==> flow/design.v <==
module spi_8byte (
    input wire clk,
    input wire rst_n,
    input wire sclk,
    input wire mosi,
    input wire ss,
    output wire miso,
    input wire pm,
    input wire [15:0] rate_inst,
    input wire [15:0] rate_avg,
    input wire [7:0] bpm_short_avg,
    input wire [7:0] bpm_long_avg,
    input wire [5:0] rr_short_avg,
    input wire [5:0] rr_long_avg,
    input wire pedal_flag,
    input wire expression_flag,
    input wire bpm_flag,
    input wire rr_flag,
    output reg [63:0] rx_data
);
    reg [1:0] sclk_sync, ss_sync, mosi_sync, pm_sync;
    always @(posedge clk) begin
        sclk_sync <= {sclk_sync[0], sclk};
        ss_sync <= {ss_sync[0], ss};
        mosi_sync <= {mosi_sync[0], mosi};
        pm_sync <= {pm_sync[0], pm};
    end
    wire sclk_rising = (sclk_sync == 2'b01);
    wire sclk_falling = (sclk_sync == 2'b10);
    wire ss_active = ~ss_sync[1];
    reg [5:0] bit_cnt;         
    reg [63:0] rx_buffer;
    reg [63:0] tx_buffer;
    reg miso_reg;
    assign miso = miso_reg;
    wire [63:0] tx_pack = {
        rate_inst,                               
        rate_avg,                                
        bpm_long_avg,                            
        bpm_short_avg,                           
        rr_long_avg [5:0],                       
        rr_short_avg[5:0],                       
        pedal_flag,                              
        (expression_flag | bpm_flag | rr_flag),   
        1'b0, pm_sync[1]                         
    };
    reg [63:0] tx_next;             
    always @(posedge clk or negedge rst_n) begin
        if (!rst_n) begin
            bit_cnt  <= 6'd0;
            rx_buffer <= 64'd0;
            tx_buffer <= 64'd0;
            rx_data <= 64'd0;
            miso_reg <= 1'b0;
        end else begin
            if (!ss_active) begin
                bit_cnt <= 6'd0;
                miso_reg <= 1'b0;
            end else begin
                if (sclk_falling) begin
                    rx_buffer <= {rx_buffer[62:0], mosi_sync[1]};
                    bit_cnt <= bit_cnt + 6'd1;
                    if (bit_cnt == 6'd63) begin
                        rx_data <= {rx_buffer[62:0], mosi_sync[1]};
                    end
                end
                if (sclk_rising) begin
                    if (bit_cnt == 6'd0) begin
                        tx_next = tx_pack;           
                    end else begin
                        tx_next = tx_buffer;         
                    end
                    miso_reg  <= tx_next[63];            
                    tx_buffer <= {tx_next[62:0], 1'b0}; 
                end
            end
        end
    end
endmodule
module multi_clock_divider (
    input wire clk,
    input wire rst_n,
    output reg tick_1hz,
    output reg tick_10hz
);
    reg [26:0] cnt_1hz;
    reg [23:0] cnt_10hz;
    localparam MAX_1HZ   = 27'd4_999;         
    localparam MAX_10HZ  = 24'd499;           
    always @(posedge clk or negedge rst_n) begin
        if (!rst_n) begin
            cnt_1hz <= 0;
            cnt_10hz <= 0;
            tick_1hz <= 0;
            tick_10hz <= 0;
        end else begin
            if (cnt_1hz == MAX_1HZ) begin
                cnt_1hz <= 0;
                tick_1hz <= 1;
            end else begin
                cnt_1hz <= cnt_1hz + 1;
                tick_1hz <= 0;
            end
            if (cnt_10hz == MAX_10HZ) begin
                cnt_10hz <= 0;
                tick_10hz <= 1;
            end else begin
                cnt_10hz <= cnt_10hz + 1;
                tick_10hz <= 0;
            end
        end
    end
endmodule
module check_pedal (
    input wire clk,
    input wire rst_n,
    input wire tick_10hz,
    input wire [7:0] pedal_buffer,
    output reg pedal_flag,
    output reg [15:0] rate_inst,
    output reg [15:0] rate_avg
);
    localparam [15:0] THRESH_LOW = 16'd25;     
    localparam [15:0] THRESH_HIGH = 16'd75;    
    localparam [15:0] THRESH_PEAK = 16'd99;    
    reg [7:0] pedal_curr;
    reg [7:0] pedal_prev;
    reg [15:0] rate_next;        
    reg [15:0] fir_reg [0:7];   
    reg [13:0] fir_sum;          
    reg [13:0] fir_sum_next;     
    reg [3:0] filled;            
    reg signed [9:0] diff_sample;    
    reg [9:0] delta_pos;             
    integer i;
    always @(posedge clk or negedge rst_n) begin
        if (!rst_n) begin
            pedal_flag <= 1'b0;
            pedal_curr <= 8'd0;
            pedal_prev <= 8'd0;
            rate_inst <= 16'd0;
            rate_next <= 16'd0;
            rate_avg <= 16'd0;
            for (i=0; i<8; i=i+1) fir_reg[i] <= 16'd0;
            fir_sum <= 14'd0;
            fir_sum_next <= 14'd0;
            filled <= 4'd0;
        end
        else if (tick_10hz) begin
            diff_sample = $signed({1'b0, pedal_buffer}) - $signed({1'b0, pedal_curr});
            delta_pos = (diff_sample > 0) ? diff_sample[9:0] : 10'd0;   
            rate_next = delta_pos * 16'd10;                             
            fir_sum_next = fir_sum - fir_reg[7] + rate_next;
            for (i=7; i>0; i=i-1) begin
                fir_reg[i] <= fir_reg[i-1];
            end
            fir_reg[0] <= rate_next;
            rate_inst <= rate_next;
            fir_sum <= fir_sum_next;
            rate_avg <= {2'b00, fir_sum_next} >> 3;   
            if (filled == 4'd8) begin
                if ( ((rate_next >= THRESH_LOW) && ( (fir_sum_next >> 3) >= THRESH_HIGH )) || (rate_next >= THRESH_PEAK) )
                    pedal_flag <= 1'b1;
                else
                    pedal_flag <= 1'b0;
            end
            else begin
                pedal_flag <= 1'b0;
            end
            pedal_prev <= pedal_curr;
            pedal_curr <= pedal_buffer;
            if (filled < 4'd8) filled <= filled + 4'd1;
        end
    end
endmodule
module check_expression(
    input wire clk,
    input wire rst_n,
    input wire [7:0] expression_buffer,
    output reg expression_flag
);
    localparam [7:0] exp_surprized = 8'd4;
    always @(posedge clk or negedge rst_n) begin
        if (!rst_n) begin
            expression_flag <= 1'b0;
        end
        else begin
            expression_flag <= (expression_buffer == exp_surprized);
        end
    end
endmodule
module check_bpm (
    input wire clk,
    input wire rst_n,
    input wire tick_10hz,
    input wire [7:0] bpm_buffer,
    output reg bpm_flag,
    output reg [7:0] short_avg,
    output reg [7:0] long_avg
);
    localparam integer SHORT_SAMPLES = 8;    
    localparam integer LONG_SAMPLES = 64;    
    localparam integer SUMS_WIDTH_S = 11;    
    localparam integer SUMS_WIDTH_L = 14;    
    reg [7:0] fir_short [0:SHORT_SAMPLES-1];
    reg [7:0] fir_long [0:LONG_SAMPLES-1];
    reg [SUMS_WIDTH_S-1:0] sum_short;
    reg [SUMS_WIDTH_L-1:0] sum_long;
    reg [3:0] filled_short;  
    reg [6:0] filled_long;   
    reg [7:0] prev_tail_s, prev_tail_l;      
    reg [SUMS_WIDTH_S-1:0] sum_short_next;
    reg [SUMS_WIDTH_L-1:0] sum_long_next;
    reg [SUMS_WIDTH_S+5-1:0] lhs;   
    reg [SUMS_WIDTH_L+3-1:0] rhs;   
    integer i;
    always @(posedge clk or negedge rst_n) begin
        if (!rst_n) begin
            bpm_flag <= 1'b0;
            sum_short <= {SUMS_WIDTH_S{1'b0}};
            sum_long <= {SUMS_WIDTH_L{1'b0}};
            filled_short <= 4'd0;
            filled_long <= 7'd0;
            short_avg <= 8'd0;
            long_avg <= 8'd0;
            for (i=0; i<SHORT_SAMPLES; i=i+1) fir_short[i] <= 8'd0;
            for (i=0; i<LONG_SAMPLES; i=i+1) fir_long[i]  <= 8'd0;
            prev_tail_s <= 8'd0;
            prev_tail_l <= 8'd0;
            sum_short_next <= {SUMS_WIDTH_S{1'b0}};
            sum_long_next <= {SUMS_WIDTH_L{1'b0}}; 
        end
        else if (tick_10hz) begin
            prev_tail_s = fir_short [SHORT_SAMPLES-1];
            prev_tail_l = fir_long [LONG_SAMPLES-1];
            sum_short_next = sum_short - {{(SUMS_WIDTH_S-8){1'b0}}, prev_tail_s} + {{(SUMS_WIDTH_S-8){1'b0}}, bpm_buffer};
            sum_long_next  = sum_long - {{(SUMS_WIDTH_L-8){1'b0}}, prev_tail_l} + {{(SUMS_WIDTH_L-8){1'b0}}, bpm_buffer};
            lhs = {5'd0, sum_short_next} << 5;
            rhs = (sum_long_next * 5);
            if ( (filled_short == SHORT_SAMPLES[3:0]) && (filled_long == LONG_SAMPLES[6:0]) )
                bpm_flag <= (lhs >= rhs);
            else
                bpm_flag <= 1'b0;
            for (i=SHORT_SAMPLES-1; i>0; i=i-1) begin
                fir_short[i] <= fir_short[i-1];
            end
            fir_short[0] <= bpm_buffer;
            for (i=LONG_SAMPLES-1; i>0; i=i-1) begin
                fir_long[i] <= fir_long[i-1];
            end
            fir_long[0] <= bpm_buffer;
            sum_short <= sum_short_next;
            sum_long  <= sum_long_next;
            short_avg <= sum_short_next >> 3;   
            long_avg  <= sum_long_next  >> 6;   
            if (filled_short < SHORT_SAMPLES[3:0]) filled_short <= filled_short + 4'd1;
            if (filled_long  < LONG_SAMPLES[6:0]) filled_long  <= filled_long  + 7'd1;
        end
    end
endmodule
module check_respiration(
    input wire clk,
    input wire rst_n,
    input wire tick_1hz,
    input wire [7:0]  rr_buffer,
    output reg rr_flag,
    output reg [5:0] short_avg,
    output reg [5:0] long_avg
);
    localparam integer SHORT_SAMPLES = 16;       
    localparam integer LONG_SAMPLES = 120;       
    localparam integer SUMS_WIDTH_S = 12;        
    localparam integer SUMS_WIDTH_L = 15;        
    localparam integer CMP_WIDTH = 32;          
    reg [7:0] fir_short [0:SHORT_SAMPLES-1];
    reg [7:0] fir_long [0:LONG_SAMPLES -1];
    reg [SUMS_WIDTH_S-1:0] sum_short, sum_short_next;
    reg [SUMS_WIDTH_L-1:0] sum_long , sum_long_next;
    reg [4:0] filled_short;  
    reg [6:0] filled_long;   
    reg [7:0] prev_tail_s, prev_tail_l;
    reg [CMP_WIDTH-1:0] lhs, rhs;
    reg [7:0] short_avg8;
    reg [7:0] long_avg8;
    integer i;
    always @(posedge clk or negedge rst_n) begin
        if (!rst_n) begin
            rr_flag <= 1'b0;
            sum_short <= {SUMS_WIDTH_S{1'b0}};
            sum_long <= {SUMS_WIDTH_L{1'b0}};
            sum_short_next <= {SUMS_WIDTH_S{1'b0}};
            sum_long_next <= {SUMS_WIDTH_L{1'b0}};
            filled_short <= 5'd0;
            filled_long <= 7'd0;
            short_avg <= 6'd0;
            long_avg <= 6'd0;
            short_avg8 <= 8'd0;
            long_avg8 <= 8'd0;
            for (i=0; i<SHORT_SAMPLES; i=i+1) fir_short[i] <= 8'd0;
            for (i=0; i<LONG_SAMPLES;  i=i+1) fir_long[i] <= 8'd0;
            prev_tail_s <= 8'd0;
            prev_tail_l <= 8'd0;
        end
        else if (tick_1hz) begin
            prev_tail_s = fir_short[SHORT_SAMPLES-1];
            prev_tail_l = fir_long [LONG_SAMPLES -1];
            sum_short_next = sum_short - {{(SUMS_WIDTH_S-8){1'b0}}, prev_tail_s} + {{(SUMS_WIDTH_S-8){1'b0}}, rr_buffer};
            sum_long_next  = sum_long- {{(SUMS_WIDTH_L-8){1'b0}}, prev_tail_l} + {{(SUMS_WIDTH_L-8){1'b0}}, rr_buffer};
            lhs = {{(CMP_WIDTH-SUMS_WIDTH_S){1'b0}}, sum_short_next} * 32'd2400;
            rhs = {{(CMP_WIDTH-SUMS_WIDTH_L){1'b0}}, sum_long_next } * 32'd368;
            if ( (filled_short == SHORT_SAMPLES[4:0]) && (filled_long == LONG_SAMPLES[6:0]) )
                rr_flag <= (lhs >= rhs);
            else
                rr_flag <= 1'b0;
            for (i=SHORT_SAMPLES-1; i>0; i=i-1) begin
                fir_short[i] <= fir_short[i-1];
            end
            fir_short[0] <= rr_buffer;
            for (i=LONG_SAMPLES-1; i>0; i=i-1) begin
                fir_long[i] <= fir_long[i-1];
            end
            fir_long[0] <= rr_buffer;
            sum_short <= sum_short_next;
            sum_long <= sum_long_next;
            short_avg8 <= sum_short_next >> 4;        
            long_avg8 <= sum_long_next  / 8'd120;    
            if (short_avg8 > 8'd63) 
                short_avg <= 6'd63;
            else
                short_avg <= short_avg8[5:0];
            if (long_avg8  > 8'd63)
                long_avg  <= 6'd63;
            else 
                long_avg  <= long_avg8[5:0];
            if (filled_short < SHORT_SAMPLES[4:0]) filled_short <= filled_short + 5'd1;
            if (filled_long  < LONG_SAMPLES[6:0])  filled_long  <= filled_long  + 7'd1;
        end
    end
endmodule
module drive_device (
    input wire clk,
    input wire rst_n,
    input wire pedal_flag,
    input wire expression_flag,
    input wire bpm_flag,
    input wire rr_flag,
    output wire pm,
    output reg drive
);
    parameter CLK_FREQ = 5_000;          
    parameter HIGH_SEC = 1;              
    parameter LOW_SEC = 2;               
    localparam S_IDLE = 2'b00;
    localparam S_HIGH = 2'b01;
    localparam S_LOW = 2'b10;
    localparam HIGH_COUNT = CLK_FREQ * HIGH_SEC;  
    localparam LOW_COUNT = CLK_FREQ * LOW_SEC;   
    reg [1:0] state;
    reg [31:0] counter;  
    assign pm = pedal_flag && (expression_flag || bpm_flag || rr_flag);
    always @(posedge clk or negedge rst_n) begin
        if (!rst_n) begin
            state <= S_IDLE;
            counter <= 32'd0;
            drive <= 1'b0;
        end else begin
            case (state)
                S_IDLE: begin
                    drive <= 1'b0;
                    if (pm) begin
                        state <= S_HIGH;
                        counter <= HIGH_COUNT - 1;
                        drive <= 1'b1;
                    end
                end
                S_HIGH: begin
                    drive <= 1'b1;
                    if (counter != 0) begin
                        counter <= counter - 1'b1;
                    end else begin
                        state <= S_LOW;
                        counter <= LOW_COUNT - 1;
                        drive <= 1'b0;
                    end
                end
                S_LOW: begin
                    drive <= 1'b0;
                    if (counter != 0) begin
                        counter <= counter - 1'b1;
                    end else begin
                        state <= S_IDLE;
                    end
                end
                default: begin
                    state <= S_IDLE;
                    counter <= 32'd0;
                    drive <= 1'b0;
                end
            endcase
        end
    end
endmodule
module PMPD(
    input wire clk,
    input wire rst_n,
    input wire sclk,
    input wire mosi,
    input wire ss,
    output wire miso,            
    output wire drive
);
    wire [63:0] state_buffer;
    wire pm;
    wire [15:0] rate_inst;
    wire [15:0] rate_avg;
    wire [7:0] bpm_short_avg;
    wire [7:0] bpm_long_avg;
    wire [5:0] rr_short_avg;
    wire [5:0] rr_long_avg;
    wire pedal_flag;
    wire expression_flag;
    wire bpm_flag;
    wire rr_flag;
    spi_8byte spi (
        .clk(clk),
        .rst_n(rst_n),
        .sclk(sclk),
        .mosi(mosi),
        .ss(ss), 
        .miso(miso), 
        .pm(pm),
        .rate_inst(rate_inst),
        .rate_avg(rate_avg),
        .bpm_short_avg(bpm_short_avg),
        .bpm_long_avg(bpm_long_avg),
        .rr_short_avg(rr_short_avg),
        .rr_long_avg(rr_long_avg),
        .pedal_flag(pedal_flag),
        .expression_flag(expression_flag),
        .bpm_flag(bpm_flag),
        .rr_flag(rr_flag),
        .rx_data(state_buffer)
    );
    wire tick_1hz;
    wire tick_10hz;
    multi_clock_divider prescaler(
        .clk(clk),
        .rst_n(rst_n),
        .tick_1hz(tick_1hz),
        .tick_10hz(tick_10hz)
    );
    check_pedal check_pedal(
        .clk(clk),
        .rst_n(rst_n),
        .tick_10hz(tick_10hz),
        .pedal_buffer(state_buffer[31:24]),
        .pedal_flag(pedal_flag),
        .rate_inst(rate_inst),
        .rate_avg(rate_avg)
    );
    check_expression check_expression(
        .clk(clk),
        .rst_n(rst_n),
        .expression_buffer(state_buffer[23:16]),
        .expression_flag(expression_flag)        
    );
    check_bpm check_bpm(
        .clk(clk),
        .rst_n(rst_n),
        .tick_10hz(tick_10hz),
        .bpm_buffer(state_buffer[15:8]),
        .bpm_flag(bpm_flag),
        .short_avg(bpm_short_avg),
        .long_avg(bpm_long_avg)
    );
    check_respiration check_respiration(
        .clk(clk),
        .rst_n(rst_n),
        .tick_1hz(tick_1hz),
        .rr_buffer(state_buffer[7:0]),
        .rr_flag(rr_flag),
        .short_avg(rr_short_avg),
        .long_avg(rr_long_avg)
    );
    drive_device drive_device(
        .clk(clk),
        .rst_n(rst_n),
        .pedal_flag(pedal_flag),
        .expression_flag(expression_flag),
        .bpm_flag(bpm_flag),
        .rr_flag(rr_flag),
        .pm(pm),
        .drive(drive)
    );
endmodule
Step by step through the tools: PMPD
What the tools print for PMPD, step after step.
Lines are those of the file above, counted from 1.
Operators: Yosys type, input widths -> output width; for muxes data width and select width s.
Library cell names are shortened.
Not given: --
- top module: PMPD
- clock input: clk
- cell library: sky130hd
- timing corner: tt_025C_1v80

Word-level counts
Yosys after proc, flatten, opt, wreduce and memory -nomap, before mapping. Print and check cells are not counted. Equal cells are merged and count once.
- register bits after elaboration at 1965
- bits of input ports: 5
- output and inout bits at 2
- cells after elaboration: 337
- noted add/sub/neg operators: 20
- multiply operators at 4
- divide/modulo/power cells at 1
- magnitude comparators at 13
- equality and inequality tests at 17
- noted muxes and demuxes: 27
- bitwise operators at 3
- noted reduce/logical cells: 22
- operators with widths (kind ; number):
    $mul 12x7->19 const B ; 1
    $div 15x7->15 const B ; 1
    $mul 15x5->20 const B ; 1
    $pmux 32 s3 ; 1
    $mux 32 ; 3
    $mux 64 ; 1
    $mul 14x3->17 const B ; 1
    $mul 10x3->13 const B ; 1
    $sub 32x1->32 const B ; 1
    $ge 32x32->1 ; 1
    $reduce_bool 32->1 ; 1
    $add 27x1->27 const B ; 1
    $eq 27x13->1 const B ; 1
    $mux 27 ; 1
    $add 24x1->24 const B ; 1
    $eq 24x9->1 const B ; 1
    $mux 24 ; 1
    $mux 6 ; 4
    $ge 16x17->1 ; 1
    $reduce_and 2->1 ; 8
    $gt 8x6->1 const B ; 2
    $add 15x8->15 ; 1
    $sub 15x8->15 ; 1
    $add 14x14->14 ; 1
    $sub 14x14->14 ; 1
    $ge 14x5->1 const B ; 1
    $ge 14x7->1 const B ; 1
    $add 14x8->14 ; 1
Not listed: further kinds 37, cells in them 66.

Depth
Depth = most cells in a row (Yosys ltp): at word level without a register or memory, in the mapped netlist without a sequential cell, where the memories' decode and read muxes count.
- noted depth in word-level cells: 10
- ABC_AREA at 1
- mapped depth: 45
- noted gate-level depth less buffers: 45

Mapped cells and area
Source: synth_stat.txt of the flow (Yosys; design flattened, memories mapped). It holds for the ABC_AREA given above (unset counts as 0); a run with the other value may have another netlist.
- cell types (type ; number ; area in all (um2)):
    dfrtp_1 ; 1921 ; 4.81E+04
    nand2_1 ; 2444 ; 9.17E+03
    o21ai_0 ; 1677 ; 8393.05
    inv_1 ; 1338 ; 5.02E+03
    ha_1 ; 247 ; 3.09E+03
    fa_1 ; 87 ; 1741.67
    clkbuf_1 ; 406 ; 1.52E+03
    xor2_1 ; 127 ; 1.11E+03
    a21oi_1 ; 178 ; 890.854
    nor2_1 ; 195 ; 731.952
    nand3_1 ; 88 ; 440.422
    xnor2_1 ; 39 ; 341.578
    nand4_1 ; 44 ; 275.264
    o21bai_1 ; 31 ; 232.723
    nor3_1 ; 38 ; 190.182
    dfxtp_1 ; 8 ; 160.154
    nand2_2 ; 20 ; 125.12
    nor4_1 ; 20 ; 125.12
Not listed: further types 40, cells in them 128.
- standard cells after synthesis at 9036
- noted chip area (Yosys): 82595.5 um2
- sequential area: 48257.5 um2
- flip-flops at 1930
- buffer cells: 411

Worst setup path after synthesis
Source: OpenSTA report_checks on the synthesized netlist (no wires, ideal clock, input and output delay 20% of the period each), path of least setup slack; recovery checks are left aside. Register names are those of the netlist, which keeps one name where synthesis merged equal registers.
- path kind: reg-to-reg
- start point: reg check_respiration.fir_long[119][1]
- end point: reg check_respiration.rr_flag
- clock period at 10.0 ns
- library setup time: 0.118 ns
- noted time at the first pin: 0.000 ns
- noted arrival: 6.361 ns
- data required time at 9.882 ns
- noted slack: 3.521 ns
- noted delay of the path: 6.479 ns
- stages: 35
- path buffers: 0
- noted synthesis period reached: 6.479 ns
"delay of the path" = arrival - input delay + setup time.
"stages": output pins that drive a net of the path, with the launching flip-flop's if there is one; two outputs of one cell count as two.
"synthesis period reached" is the clock period less the worst setup slack; recovery checks do not enter. This is arithmetic on one report: input and output delays are still those of the set period (20% each).
The rows between start and end are the longest chain of elaborated cells between them; the timing report does not say that the signal goes this way. Where chains are equally long, one stands for them.
A line is the first line of the expression or statement that the cell stems from. Yosys adds cells for indexed reads and writes and turns some case tables into memories.
A register here has more assigning lines than the two given.
- path through: dfrtp_1 fa_1 inv_1 fa_1 nand3_1 nand3_2 xnor2_1 inv_1 ha_1 inv_1 fa_1 inv_1 fa_1 ha_1 inv_1 o21bai_1 a21oi_1 o21bai_1 a21oi_1 o21bai_1 a21oi_1 o21bai_1 a21oi_1 o21bai_1 nand2_1 nand2_1 a21oi_1 o21bai_1 a21oi_1 xor2_1 ha_1 a21oi_1 o221ai_1 nand4_1 nand2_1
- noted cells in the longest elaborated chain: 5
- elaborated cells between the ends (all ways) at 5
- RTL lines with such cells: 4
- those cells by class: add/sub: 2; mul: 1; compare: 1; mux: 1
- RTL lines, path post-synthesis (what ; RTL line ; source):
    start: declaration ; 276 ; reg [7:0] fir_long [0:LONG_SAMPLES -1];
    start: assignment ; 300 ; for (i=0; i<LONG_SAMPLES;  i=i+1) fir_long[i] <= 8'd0;
    start: assignment ; 320 ; fir_long[i] <= fir_long[i-1];
    $sub 15x8->15 ; 308 ; sum_long_next  = sum_long- {{(SUMS_WIDTH_L-8){1'b0}}, prev_tail_l} + {{(SUMS_WIDTH_L-8){1'b0}}, rr_buffer};
    $add 15x8->15 ; 308 ;
    $mul 15x5->20 ; 310 ; rhs = {{(CMP_WIDTH-SUMS_WIDTH_L){1'b0}}, sum_long_next } * 32'd368;
    $ge 32x32->1 ; 312 ; rr_flag <= (lhs >= rhs);
    $mux 1 ; 311 ; if ( (filled_short == SHORT_SAMPLES[4:0]) && (filled_long == LONG_SAMPLES[6:0]) )
    end: assignment ; 312 ;
    end: assignment ; 314 ; rr_flag <= 1'b0;
    end: declaration ; 266 ; output reg rr_flag,

Worst path after layout
Path of least setup slack in the final report of run 1 (OpenROAD, finished layout, wires in). Where an end is a register, its clock arrival counts in the times.
- path kind: reg-to-reg
- start point: reg (no name shown)
- end point: reg check_respiration.rr_flag
- clock period at 5.66 ns
- library setup time: 0.08 ns
- noted time at the first pin: 0.79 ns
- noted arrival: 7.47 ns
- data required time at 6.36 ns
- noted slack: -1.11 ns
- stages: 36
- path buffers: 4
The rows between start and end are the longest chain of elaborated cells between them; the timing report does not say that the signal goes this way. Where chains are equally long, one stands for them.
A register here has more assigning lines than the two given.
- path through: dfrtp_1 fa_1 inv_2 fa_2 nand3_2 nand2_4 a21oi_4 nor2_1 nor2_1 nor2_1 o21ai_2 nand2_1 nand2_1 nand2_1 a21oi_2 xor2_1 ha_1 ha_1 inv_1 fa_1 inv_1 fa_1 ha_4 a21oi_2 o21bai_1 buf_4 buf_4 buf_4 buf_6 xor2_1 ha_1 a21o_1 a211oi_2 o221ai_2 nand4_1 nand2_1
- noted cells in the longest elaborated chain: 5
- elaborated cells between the ends (all ways) at 5
- RTL lines with such cells: 4
- those cells by class: add/sub: 2; mul: 1; compare: 1; mux: 1
- RTL lines, path post-layout (what ; RTL line ; source):
    $sub 12x8->12 ; 307 ; sum_short_next = sum_short - {{(SUMS_WIDTH_S-8){1'b0}}, prev_tail_s} + {{(SUMS_WIDTH_S-8){1'b0}}, rr_buffer};
    $add 12x8->12 ; 307 ;
    $mul 12x7->19 ; 309 ; lhs = {{(CMP_WIDTH-SUMS_WIDTH_S){1'b0}}, sum_short_next} * 32'd2400;
    $ge 32x32->1 ; 312 ; rr_flag <= (lhs >= rhs);
    $mux 1 ; 311 ; if ( (filled_short == SHORT_SAMPLES[4:0]) && (filled_long == LONG_SAMPLES[6:0]) )
    end: assignment ; 312 ;
    end: assignment ; 314 ; rr_flag <= 1'b0;
    end: declaration ; 266 ; output reg rr_flag,

--- measured runs ---
PMPD through Yosys and OpenROAD on sky130hd: 3 stored runs, unordered, with their settings and measured results. The constraints put input and output delay at 20% of the set period each and load the outputs with 0.01 pF.
"period reached" means the clock period less the worst setup slack. The figure is calculated, with input and output delays left at 20% of the set period.
By "worst path time" is meant the share of the clock period that the worst setup path is allowed (20% is reserved at inputs, 20% at outputs), minus its slack. Clock arrival times at its registers enter into it.
"overall power": no workload was simulated; the value follows from the tool's default switching activity.

Run 1
Settings were ABC_AREA = 1; CELL_PAD_IN_SITES_DETAIL_PLACEMENT = 2; CORE_ASPECT_RATIO = 0.69; CORE_MARGIN = 6; CORE_UTILIZATION = 22; CTS_CLUSTER_DIAMETER = 329; CTS_CLUSTER_SIZE = 47; GPL_ROUTABILITY_DRIVEN = 0; GPL_TIMING_DRIVEN = 1; HOLD_SLACK_MARGIN = -0.08; MAX_ROUTING_LAYER = met4; PLACE_DENSITY_LB_ADDON = 0.09; SETUP_SLACK_MARGIN = 0.12; SLEW_MARGIN = 25; period_ns = 5.66; CAP_MARGIN = 20
- noted the overall power: 20.358 mW
- noted the total negative slack on setup checks: -3.081 ns
- noted the period reached: 6.765 ns
- netlist area reported by Yosys: 82,595.5 um2
- noted the overall die area: 390,537.0 um2
- worst path time: 6.77 ns
- worst path kind: reg-to-reg
- worst setup slack after layout: -1.105 ns
- noted the standard-cell area after layout: 94,296.7 um2

Run 2
Settings were ABC_AREA = 0; CELL_PAD_IN_SITES_DETAIL_PLACEMENT = 2; CORE_ASPECT_RATIO = 0.69; CORE_MARGIN = 6; CORE_UTILIZATION = 22; CTS_CLUSTER_DIAMETER = 24; CTS_CLUSTER_SIZE = 47; GPL_ROUTABILITY_DRIVEN = 0; HOLD_SLACK_MARGIN = -0.08; MAX_ROUTING_LAYER = met4; SETUP_SLACK_MARGIN = 0.12; SLEW_MARGIN = 25; period_ns = 8.41; CAP_MARGIN = 20
- noted the overall power: 25.751 mW
- noted the total negative slack on setup checks: 0.000 ns
- noted the period reached: 7.955 ns
- netlist area reported by Yosys: 82,185.1 um2
- noted the overall die area: 388,635.0 um2
- worst path time: 7.95 ns
- worst path kind: reg-to-reg
- worst setup slack after layout: 0.455 ns
- noted the standard-cell area after layout: 102,070.0 um2

Run 3
Settings were CELL_PAD_IN_SITES_DETAIL_PLACEMENT = 1; CORE_ASPECT_RATIO = 1.38; CORE_MARGIN = 10; CORE_UTILIZATION = 59; GPL_ROUTABILITY_DRIVEN = 0; PLACE_DENSITY_LB_ADDON = 0.15; SETUP_SLACK_MARGIN = -0.35; TNS_END_PERCENT = 35; period_ns = 5.57; CAP_MARGIN = 20; SLEW_MARGIN = 20
- noted the overall power: 27.088 mW
- noted the total negative slack on setup checks: -8.036 ns
- noted the period reached: 7.146 ns
- netlist area reported by Yosys: 82,185.1 um2
- noted the overall die area: 154,820.0 um2
- worst path time: 7.15 ns
- worst path kind: reg-to-reg
- worst setup slack after layout: -1.576 ns
- noted the standard-cell area after layout: 93,319.5 um2
--- end ---
